==> flow/design.v <==
module complex_adder_subtractor #(
    parameter WIDTH=32
) (
    input [WIDTH-1:0] a,
    input [WIDTH-1:0] b,
    input addNotSub,
    output reg [WIDTH-1:0] result
);
    always @(*) begin
        if (addNotSub) begin
            result[WIDTH-1:WIDTH/2] = a[WIDTH-1:WIDTH/2] + b[WIDTH-1:WIDTH/2];
            result[WIDTH/2-1:0] = a[WIDTH/2-1:0] + b[WIDTH/2-1:0];
        end else begin
            result[WIDTH-1:WIDTH/2] = a[WIDTH-1:WIDTH/2] - b[WIDTH-1:WIDTH/2];
            result[WIDTH/2-1:0] = a[WIDTH/2-1:0] - b[WIDTH/2-1:0];
        end
    end
endmodule
module complex_multiplier #(
    parameter WIDTH=32
) (
    input [WIDTH-1:0] a,
    input [WIDTH-1:0] b,
    output [2*WIDTH-1:0] result
);
    wire signed [WIDTH-1:0] a_real = { {(WIDTH/2+1){a[WIDTH/2-1]}}, a[WIDTH/2-1:0] };
    wire signed [WIDTH-1:0] b_real = { {(WIDTH/2+1){b[WIDTH/2-1]}}, b[WIDTH/2-1:0] };
    wire signed [WIDTH-1:0] a_img = { {(WIDTH/2+1){a[WIDTH-1]}}, a[WIDTH-1:WIDTH/2] };
    wire signed [WIDTH-1:0] b_img = { {(WIDTH/2+1){b[WIDTH-1]}}, b[WIDTH-1:WIDTH/2] };
    wire signed [WIDTH-1:0] result_real = a_real * b_real - a_img * b_img;
    wire signed [WIDTH-1:0] result_img = a_real * b_img + a_img * b_real;
    assign result[WIDTH-1:0] = result_real;
    assign result[2*WIDTH-1:WIDTH] = result_img;
endmodule
module complex_mean_square (
    input wire i_clk,
    input wire i_arst,
    input wire i_en,
    input wire [2:0] i_log2_samples,
    input wire        i_valid,
    input wire [31:0] i_y,
    input wire [31:0] i_y_hat,
    output reg        o_valid,
    output reg [63:0] o_data
);
    wire [31:0] y_diff_w;
    wire [63:0] sq_diff_complex_w;
    wire        sq_diff_valid_w;
    wire [63:0] sum_res_w;
    wire [8:0]  num_samples_w = 1 << i_log2_samples;
    reg [8:0]  sample_rx_cnt_r;
    reg [8:0]  sample_proc_cnt_r;
    reg [1:0]  state_r, next_state_r;
    localparam S_IDLE      = 2'b00;
    localparam S_INIT      = 2'b01;
    localparam S_COMPUTING = 2'b10;
    localparam S_FINALIZE  = 2'b11;
    complex_adder_subtractor #(.WIDTH(32)) y_difference_module (
        .a(i_y),
        .b(i_y_hat),
        .addNotSub(1'b0),
        .result(y_diff_w)
    );
    complex_multiplier cpow_calculator (
        .a(y_diff_w),
        .b(y_diff_w),
        .result(sq_diff_complex_w)
    );
    assign sq_diff_valid_w = i_valid;
    complex_adder_subtractor #(.WIDTH(64)) square_sum (
        .a(o_data),  
        .b(sq_diff_complex_w),
        .addNotSub(1'b1),
        .result(sum_res_w)
    );
    always @(posedge i_clk or posedge i_arst) begin
        if (i_arst)
            state_r <= S_IDLE;
        else
            state_r <= next_state_r;
    end
    always @(*) begin
        next_state_r = state_r;
        case (state_r)
            S_IDLE:      if (i_en) next_state_r = S_INIT;
            S_INIT:      next_state_r = S_COMPUTING;
            S_COMPUTING: if (sample_rx_cnt_r == num_samples_w && sample_proc_cnt_r == num_samples_w)
                             next_state_r = S_FINALIZE;
            S_FINALIZE:  next_state_r = S_IDLE;
            default:     next_state_r = S_IDLE;
        endcase
    end
    always @(posedge i_clk or posedge i_arst) begin
        if (i_arst) begin
            o_valid           <= 1'b0;
            o_data            <= 64'b0;
            sample_rx_cnt_r   <= 9'b0;
            sample_proc_cnt_r <= 9'b0;
        end else begin
            o_valid <= 1'b0;  
            case (state_r)
                S_INIT: begin
                    o_data            <= 64'b0;
                    sample_rx_cnt_r   <= 9'b0;
                    sample_proc_cnt_r <= 9'b0;
                end
                S_COMPUTING: begin
                    sample_rx_cnt_r <= sample_rx_cnt_r;
                    sample_proc_cnt_r <= sample_proc_cnt_r;
                    if (i_valid && sample_rx_cnt_r < num_samples_w) begin
                        sample_rx_cnt_r <= sample_rx_cnt_r + 1;
                    end
                    if (sq_diff_valid_w && !(sample_proc_cnt_r == num_samples_w)) begin
                        sample_proc_cnt_r <= sample_proc_cnt_r + 1;
                        o_data <= sum_res_w;
                    end
                end
                S_FINALIZE: begin
					o_valid        <= 1'b1;  
					o_data[31:0]   <= $signed(o_data[31:0]) >>> i_log2_samples;
					o_data[63:32]  <= $signed(o_data[63:32]) >>> i_log2_samples;
                end
            endcase
        end
    end
endmodule
== Tool chain data of complex_mean_square ==
Tool output for the design above, in the order of the flow.
Line numbers count from 1 in the design file above.
Operators carry their Yosys type and port widths (W data, S select, Z words).
A cell with n/a has no value.
Set-up
  top module: complex_mean_square
  clock input: i_clk
  standard-cell library: sky130hd
  timing corner: tt_025C_1v80

== Word-level counts ==
Counts by Yosys on the flattened word-level netlist (proc, flatten, opt, wreduce; memories kept). Register bits leave out memories and registers merged into their read ports (data or address). Print and check cells are left out. Cells with the same type and inputs are merged into one.
Operators by class
  add/sub/neg operators: 8
  multipliers: 3
  magnitude comparators: 1
  eq/ne operators: 9
  shift operators: 3
  mux-type cells: 12
  reductions and logical operators: 11
Operators by type and width (number)
  $mul A16 B16 Y32: 3
  $pmux W32 S3: 2
  $add A32 B32 Y32: 3
  $sshr A32 B3 Y32: 2
  $mux W32: 2
  $pmux W9 S2: 2
  $sub A16 B16 Y16: 2
  $sub A32 B32 Y32: 1
  $add A9 B1 Y9 const B: 2
  $eq A9 B9 Y1: 2
  $mux W9: 2
  $shl A2 B3 Y9 const A: 1
  $lt A9 B9 Y1: 1
  $ne A2 B2 Y1 const B: 4
  $reduce_and A2 Y1: 4
  $pmux W2 S4: 1
  $eq A2 B2 Y1 const B: 2
  $mux W2: 2
  $logic_and A1 B1 Y1: 3
  $reduce_bool A3 Y1: 1
  $eq A2 B1 Y1 const B: 1
  $logic_not A2 Y1: 1
  $reduce_bool A2 Y1: 1
  $logic_not A1 Y1: 1
  $mux W1: 1
Bit counts
  bits in registers: 85
  bits of input ports: 71
  output and inout port bits: 65
  word-level cells: 52

== Longest topological paths ==
Yosys ltp: most cells in a row. Word level: on the elaborated netlist, between registers, memories and ports. Mapped: between sequential cells and ports; inverters and the memories' decode and read muxes count.
Logic depth
  depth after elaboration: 6
  ABC_AREA: 0
  depth in mapped cells: 47
  depth with buffers taken out: 46

== Netlist ==
Yosys stat after the flow's synthesis: flattened, memories mapped to cells. It holds for the ABC_AREA given above (unset counts as 0); a run with the other value may have another netlist.
Cells by type
  sky130_fd_sc_hd__fa_1: number 824, area in all 1.65E+04 µm²
  sky130_fd_sc_hd__ha_1: number 317, area in all 3.97E+03 µm²
  sky130_fd_sc_hd__inv_1: number 965, area in all 3.62E+03 µm²
  sky130_fd_sc_hd__dfrtp_1: number 86, area in all 2.15E+03 µm²
  sky130_fd_sc_hd__nor2_1: number 418, area in all 1.57E+03 µm²
  sky130_fd_sc_hd__nand2_1: number 384, area in all 1.44E+03 µm²
  sky130_fd_sc_hd__xnor2_1: number 101, area in all 884.598 µm²
  sky130_fd_sc_hd__o21ai_0: number 124, area in all 620.595 µm²
  sky130_fd_sc_hd__a21oi_1: number 109, area in all 545.523 µm²
  sky130_fd_sc_hd__mux2_2: number 47, area in all 529.258 µm²
  sky130_fd_sc_hd__mux4_2: number 20, area in all 450.432 µm²
  sky130_fd_sc_hd__clkbuf_1: number 114, area in all 427.91 µm²
  sky130_fd_sc_hd__a21o_1: number 52, area in all 390.374 µm²
  sky130_fd_sc_hd__mux2i_1: number 39, area in all 390.374 µm²
  sky130_fd_sc_hd__xor2_1: number 41, area in all 359.094 µm²
  sky130_fd_sc_hd__a221oi_1: number 36, area in all 315.302 µm²
  sky130_fd_sc_hd__o21a_1: number 24, area in all 180.173 µm²
  sky130_fd_sc_hd__nand3_1: number 33, area in all 165.158 µm²
Not listed: further types 60, cells in them 338.
Mapped netlist
  cells in the netlist: 4072
  mapped area: 36870.4 µm²
  sequential part of the area: 2178.3 µm²
  flip-flops: 87
The figures by module come from a second, unflattened synthesis with its own total; it is not the netlist above.
Second synthesis, totals
  cell total of the unflattened synthesis: 5899
  area total of the unflattened synthesis: 53665.2 µm²
Each row is one instance without its submodules.
Modules
  complex_multiplier: instances 1, cells 4305, area 39930.8 µm²
  complex_mean_square: instances 1, cells 666, area 7078.0 µm²
  complex_adder_subtractor (WIDTH=64): instances 1, cells 658, area 4675.7 µm²
  complex_adder_subtractor (WIDTH=32): instances 1, cells 270, area 1980.6 µm²

== Path before layout ==
Source: OpenSTA report_checks on the synthesized netlist (no wires, ideal clock, input and output delay 20% of the period each), path of least setup slack; recovery checks are left aside. Register names are those of the netlist, which keeps one name where synthesis merged equal registers.
Path post-synthesis
  path kind: input to register
  start point: input port i_y_hat[1]
  end point: register o_data[62]
  clock period: 13.5 ns
  input delay: 2.700 ns
  arrival: 12.201 ns
  required time: 13.434 ns
  path slack: 1.233 ns
  delay of the path: 9.567 ns
  driving pins on the path: 38
  buffers on the path: 2
  period reached after synthesis: 12.267 ns
"delay of the path" is the arrival time less input delay plus setup time.
"driving pins on the path" counts driving pins, that of a launching flip-flop among them; a cell with two outputs on the path counts twice.
"period reached after synthesis" is the clock period less the worst setup slack; recovery checks do not enter. This is arithmetic on one report: input and output delays are still those of the set period (20% each).
Between the ends stands the longest chain of elaborated cells between them, by number of cells; it is not shown to be the way that was timed. Of several equally long chains one is given.
Each line given opens the expression or statement behind the cell; cells for indexed reads and writes are added by Yosys, which also makes memories of some case tables.
At most two assigning lines are given for a register; there are more.
Between the ends, post-synthesis
  path through: sky130_fd_sc_hd__inv_1 > sky130_fd_sc_hd__ha_1 > sky130_fd_sc_hd__nor2b_1 > sky130_fd_sc_hd__o31a_1 > sky130_fd_sc_hd__or4_4 > sky130_fd_sc_hd__a2111oi_4 > sky130_fd_sc_hd__xor2_1 > sky130_fd_sc_hd__inv_1 > sky130_fd_sc_hd__clkbuf_1 > sky130_fd_sc_hd__buf_1 > sky130_fd_sc_hd__nand2_1 > sky130_fd_sc_hd__fa_1 > sky130_fd_sc_hd__fa_1 > sky130_fd_sc_hd__fa_1 > sky130_fd_sc_hd__fa_1 > sky130_fd_sc_hd__inv_1 > sky130_fd_sc_hd__fa_1 > sky130_fd_sc_hd__inv_1 > [2 not listed] > sky130_fd_sc_hd__ha_1 > sky130_fd_sc_hd__a211oi_1 > sky130_fd_sc_hd__o211ai_1 > sky130_fd_sc_hd__a31oi_1 > sky130_fd_sc_hd__o21ai_0 > sky130_fd_sc_hd__a31oi_1 > sky130_fd_sc_hd__xnor2_1 > sky130_fd_sc_hd__ha_1 > sky130_fd_sc_hd__a21o_1 > sky130_fd_sc_hd__a21o_1 > sky130_fd_sc_hd__a21o_1 > sky130_fd_sc_hd__a21o_1 > sky130_fd_sc_hd__a21o_1 > sky130_fd_sc_hd__a221oi_1 > sky130_fd_sc_hd__o21bai_1 > sky130_fd_sc_hd__a2111oi_0 > sky130_fd_sc_hd__mux2_2 > sky130_fd_sc_hd__nand2_1
  length of the longest elaborated chain: 6
Ends and longest elaborated chain, post-synthesis
  from (decl): line 42  | input wire [31:0] i_y_hat,
  $sub A16 B16 Y16: line 15  | result[WIDTH/2-1:0] = a[WIDTH/2-1:0] - b[WIDTH/2-1:0];
  $mul A16 B16 Y32: line 31  | wire signed [WIDTH-1:0] result_img = a_real * b_img + a_img * b_real;
  $add A32 B32 Y32: line 31
  $add A32 B32 Y32: line 11  | result[WIDTH-1:WIDTH/2] = a[WIDTH-1:WIDTH/2] + b[WIDTH-1:WIDTH/2];
  $mux W32: line 113  | if (sq_diff_valid_w && !(sample_proc_cnt_r == num_samples_w)) begin
  $pmux W32 S3: line 101  | case (state_r)
  to (assign): line 115  | o_data <= sum_res_w;
  to (assign): line 121  | o_data[63:32] <= $signed(o_data[63:32]) >>> i_log2_samples;
  to (decl): line 44  | output reg [63:0] o_data

== Path in the finished layout ==
Path of least setup slack in the final report of run 3 (OpenROAD, finished layout, wires in). Where an end is a register, its clock arrival counts in the times.
Path after layout
  path kind: input to register
  start point: input port i_y_hat[0]
  end point: register o_data[62]
  clock period: 18.3 ns
  input delay: 3.66 ns
  arrival: 15.40 ns
  required time: 18.61 ns
  path slack: 3.21 ns
  driving pins on the path: 42
  buffers on the path: 2
Between the ends stands the longest chain of elaborated cells between them, by number of cells; it is not shown to be the way that was timed. Of several equally long chains one is given.
At most two assigning lines are given for a register; there are more.
Between the ends, after layout
  path through: sky130_fd_sc_hd__clkdlybuf4s50_1 > sky130_fd_sc_hd__ha_1 > sky130_fd_sc_hd__inv_1 > sky130_fd_sc_hd__fa_1 > sky130_fd_sc_hd__a21o_1 > sky130_fd_sc_hd__a21oi_1 > sky130_fd_sc_hd__o21bai_1 > sky130_fd_sc_hd__a21o_1 > sky130_fd_sc_hd__a21oi_1 > sky130_fd_sc_hd__inv_1 > sky130_fd_sc_hd__a21oi_1 > sky130_fd_sc_hd__xor2_2 > sky130_fd_sc_hd__buf_4 > sky130_fd_sc_hd__clkinv_1 > sky130_fd_sc_hd__nand2_1 > sky130_fd_sc_hd__fa_1 > sky130_fd_sc_hd__fa_1 > sky130_fd_sc_hd__fa_1 > [6 not listed] > sky130_fd_sc_hd__ha_1 > sky130_fd_sc_hd__a211oi_1 > sky130_fd_sc_hd__o211ai_1 > sky130_fd_sc_hd__a31oi_1 > sky130_fd_sc_hd__o21ai_0 > sky130_fd_sc_hd__a31oi_1 > sky130_fd_sc_hd__xnor2_1 > sky130_fd_sc_hd__ha_1 > sky130_fd_sc_hd__a21o_1 > sky130_fd_sc_hd__a21o_1 > sky130_fd_sc_hd__a21o_1 > sky130_fd_sc_hd__a21o_1 > sky130_fd_sc_hd__a21o_1 > sky130_fd_sc_hd__a221oi_1 > sky130_fd_sc_hd__o21bai_1 > sky130_fd_sc_hd__a2111oi_0 > sky130_fd_sc_hd__mux2_2 > sky130_fd_sc_hd__nand2_1
  length of the longest elaborated chain: 6
Ends and longest elaborated chain, after layout
  from (decl): line 42  | input wire [31:0] i_y_hat,
  $sub A16 B16 Y16: line 15  | result[WIDTH/2-1:0] = a[WIDTH/2-1:0] - b[WIDTH/2-1:0];
  $mul A16 B16 Y32: line 31  | wire signed [WIDTH-1:0] result_img = a_real * b_img + a_img * b_real;
  $add A32 B32 Y32: line 31
  $add A32 B32 Y32: line 11  | result[WIDTH-1:WIDTH/2] = a[WIDTH-1:WIDTH/2] + b[WIDTH-1:WIDTH/2];
  $mux W32: line 113  | if (sq_diff_valid_w && !(sample_proc_cnt_r == num_samples_w)) begin
  $pmux W32 S3: line 101  | case (state_r)
  to (assign): line 115  | o_data <= sum_res_w;
  to (assign): line 121  | o_data[63:32] <= $signed(o_data[63:32]) >>> i_log2_samples;
  to (decl): line 44  | output reg [63:0] o_data

4 stored runs of complex_mean_square in the flow (synthesis by Yosys, layout by OpenROAD, sky130hd cells), in arbitrary order. Constraints: input delay and output delay 20% of the set period each, output load 0.01 pF.
"worst setup path time (ns)" = time allowed to the worst setup path (clock period - input delay - output delay, where it has them) - its slack; a late launch clock adds to it, a late capture clock takes from it.

Flow files of run 1
==> flow/run.sh <==
#!/bin/bash
# the make line also repeats the synthesis and layout settings of config.mk as NAME=value (left out here)
make -C /OpenROAD-flow-scripts/flow DESIGN_CONFIG=/design/flow/config.mk WORK_HOME=/design/flow/orfs CLKGATE_MAP_FILE= finish
==> flow/config.mk <==
export PLATFORM = sky130hd
export DESIGN_NAME = complex_mean_square
export DESIGN_NICKNAME = complex_mean_square
export VERILOG_FILES = /design/flow/design.v
export SDC_FILE = /design/flow/constraint.sdc
export NUM_CORES = 4
export LEC_CHECK = 0
export CAP_MARGIN = 10
export CELL_PAD_IN_SITES_GLOBAL_PLACEMENT = 3
export CORE_ASPECT_RATIO = 1.88
export CORE_MARGIN = 2
export CORE_UTILIZATION = 66
export MIN_ROUTING_LAYER = met1
export PLACE_DENSITY = 0.46
export SETUP_SLACK_MARGIN = 1.97
export SLEW_MARGIN = 20
export TNS_END_PERCENT = 10
==> flow/constraint.sdc <==
create_clock -name core_clock -period 7.52 [get_ports {i_clk}]
set_input_delay 1.5040 -clock core_clock [delete_from_list [all_inputs] [get_ports {i_clk}]]
set_output_delay 1.5040 -clock core_clock [all_outputs]
set_load 0.01 [all_outputs]

report of run 1: did not finish, place, GPL-0301

Flow files of run 2
==> flow/run.sh <==
#!/bin/bash
# the make line also repeats the synthesis and layout settings of config.mk as NAME=value (left out here)
make -C /OpenROAD-flow-scripts/flow DESIGN_CONFIG=/design/flow/config.mk WORK_HOME=/design/flow/orfs CLKGATE_MAP_FILE= finish
==> flow/config.mk <==
export PLATFORM = sky130hd
export DESIGN_NAME = complex_mean_square
export DESIGN_NICKNAME = complex_mean_square
export VERILOG_FILES = /design/flow/design.v
export SDC_FILE = /design/flow/constraint.sdc
export NUM_CORES = 4
export LEC_CHECK = 0
export CAP_MARGIN = 20
export CELL_PAD_IN_SITES_DETAIL_PLACEMENT = 2
export CORE_MARGIN = 9
export CORE_UTILIZATION = 40
export GPL_ROUTABILITY_DRIVEN = 0
export MIN_ROUTING_LAYER = met2
export SLEW_MARGIN = 20
export TNS_END_PERCENT = 25
==> flow/constraint.sdc <==
create_clock -name core_clock -period 13.5 [get_ports {i_clk}]
set_input_delay 2.7000 -clock core_clock [delete_from_list [all_inputs] [get_ports {i_clk}]]
set_output_delay 2.7000 -clock core_clock [all_outputs]
set_load 0.01 [all_outputs]

report of run 2: did not finish, route, GRT-0232

Flow files of run 3
==> flow/run.sh <==
#!/bin/bash
# the make line also repeats the synthesis and layout settings of config.mk as NAME=value (left out here)
make -C /OpenROAD-flow-scripts/flow DESIGN_CONFIG=/design/flow/config.mk WORK_HOME=/design/flow/orfs CLKGATE_MAP_FILE= finish
==> flow/config.mk <==
export PLATFORM = sky130hd
export DESIGN_NAME = complex_mean_square
export DESIGN_NICKNAME = complex_mean_square
export VERILOG_FILES = /design/flow/design.v
export SDC_FILE = /design/flow/constraint.sdc
export NUM_CORES = 4
export LEC_CHECK = 0
export CAP_MARGIN = 20
export CORE_MARGIN = 2
export CORE_UTILIZATION = 40
export SLEW_MARGIN = 20
==> flow/constraint.sdc <==
create_clock -name core_clock -period 18.3 [get_ports {i_clk}]
set_input_delay 3.6600 -clock core_clock [delete_from_list [all_inputs] [get_ports {i_clk}]]
set_output_delay 3.6600 -clock core_clock [all_outputs]
set_load 0.01 [all_outputs]

report of run 3
yosys chip area after synthesis (um^2): 36870.4
finish__design__die__area: 94620.8
finish__design__instance__area__stdcell: 40000.9
finish__timing__setup__ws: 3.213
finish__timing__setup__tns: 0.000
finish__timing__hold__ws: 0.471
worst setup path time (ns): 11.43
worst setup path kind: input to register

Flow files of run 4
==> flow/run.sh <==
#!/bin/bash
# the make line also repeats the synthesis and layout settings of config.mk as NAME=value (left out here)
make -C /OpenROAD-flow-scripts/flow DESIGN_CONFIG=/design/flow/config.mk WORK_HOME=/design/flow/orfs CLKGATE_MAP_FILE= finish
==> flow/config.mk <==
export PLATFORM = sky130hd
export DESIGN_NAME = complex_mean_square
export DESIGN_NICKNAME = complex_mean_square
export VERILOG_FILES = /design/flow/design.v
export SDC_FILE = /design/flow/constraint.sdc
export NUM_CORES = 4
export LEC_CHECK = 0
export ABC_AREA = 1
export CAP_MARGIN = 20
export CELL_PAD_IN_SITES_DETAIL_PLACEMENT = 2
export CORE_MARGIN = 9
export CORE_UTILIZATION = 40
export GPL_ROUTABILITY_DRIVEN = 1
export MAX_ROUTING_LAYER = met4
export MIN_ROUTING_LAYER = met2
export PLACE_DENSITY_LB_ADDON = 0.09
export SETUP_SLACK_MARGIN = 1.52
export SLEW_MARGIN = 15
export TNS_END_PERCENT = 25
==> flow/constraint.sdc <==
create_clock -name core_clock -period 13.5 [get_ports {i_clk}]
set_input_delay 2.7000 -clock core_clock [delete_from_list [all_inputs] [get_ports {i_clk}]]
set_output_delay 2.7000 -clock core_clock [all_outputs]
set_load 0.01 [all_outputs]

report of run 4
yosys chip area after synthesis (um^2): 38070.3
finish__design__die__area: 106606.0
finish__design__instance__area__stdcell: 42439.5
finish__timing__setup__ws: 1.521
finish__timing__setup__tns: 0.000
finish__timing__hold__ws: 0.479
worst setup path time (ns): 9.28
worst setup path kind: input to register
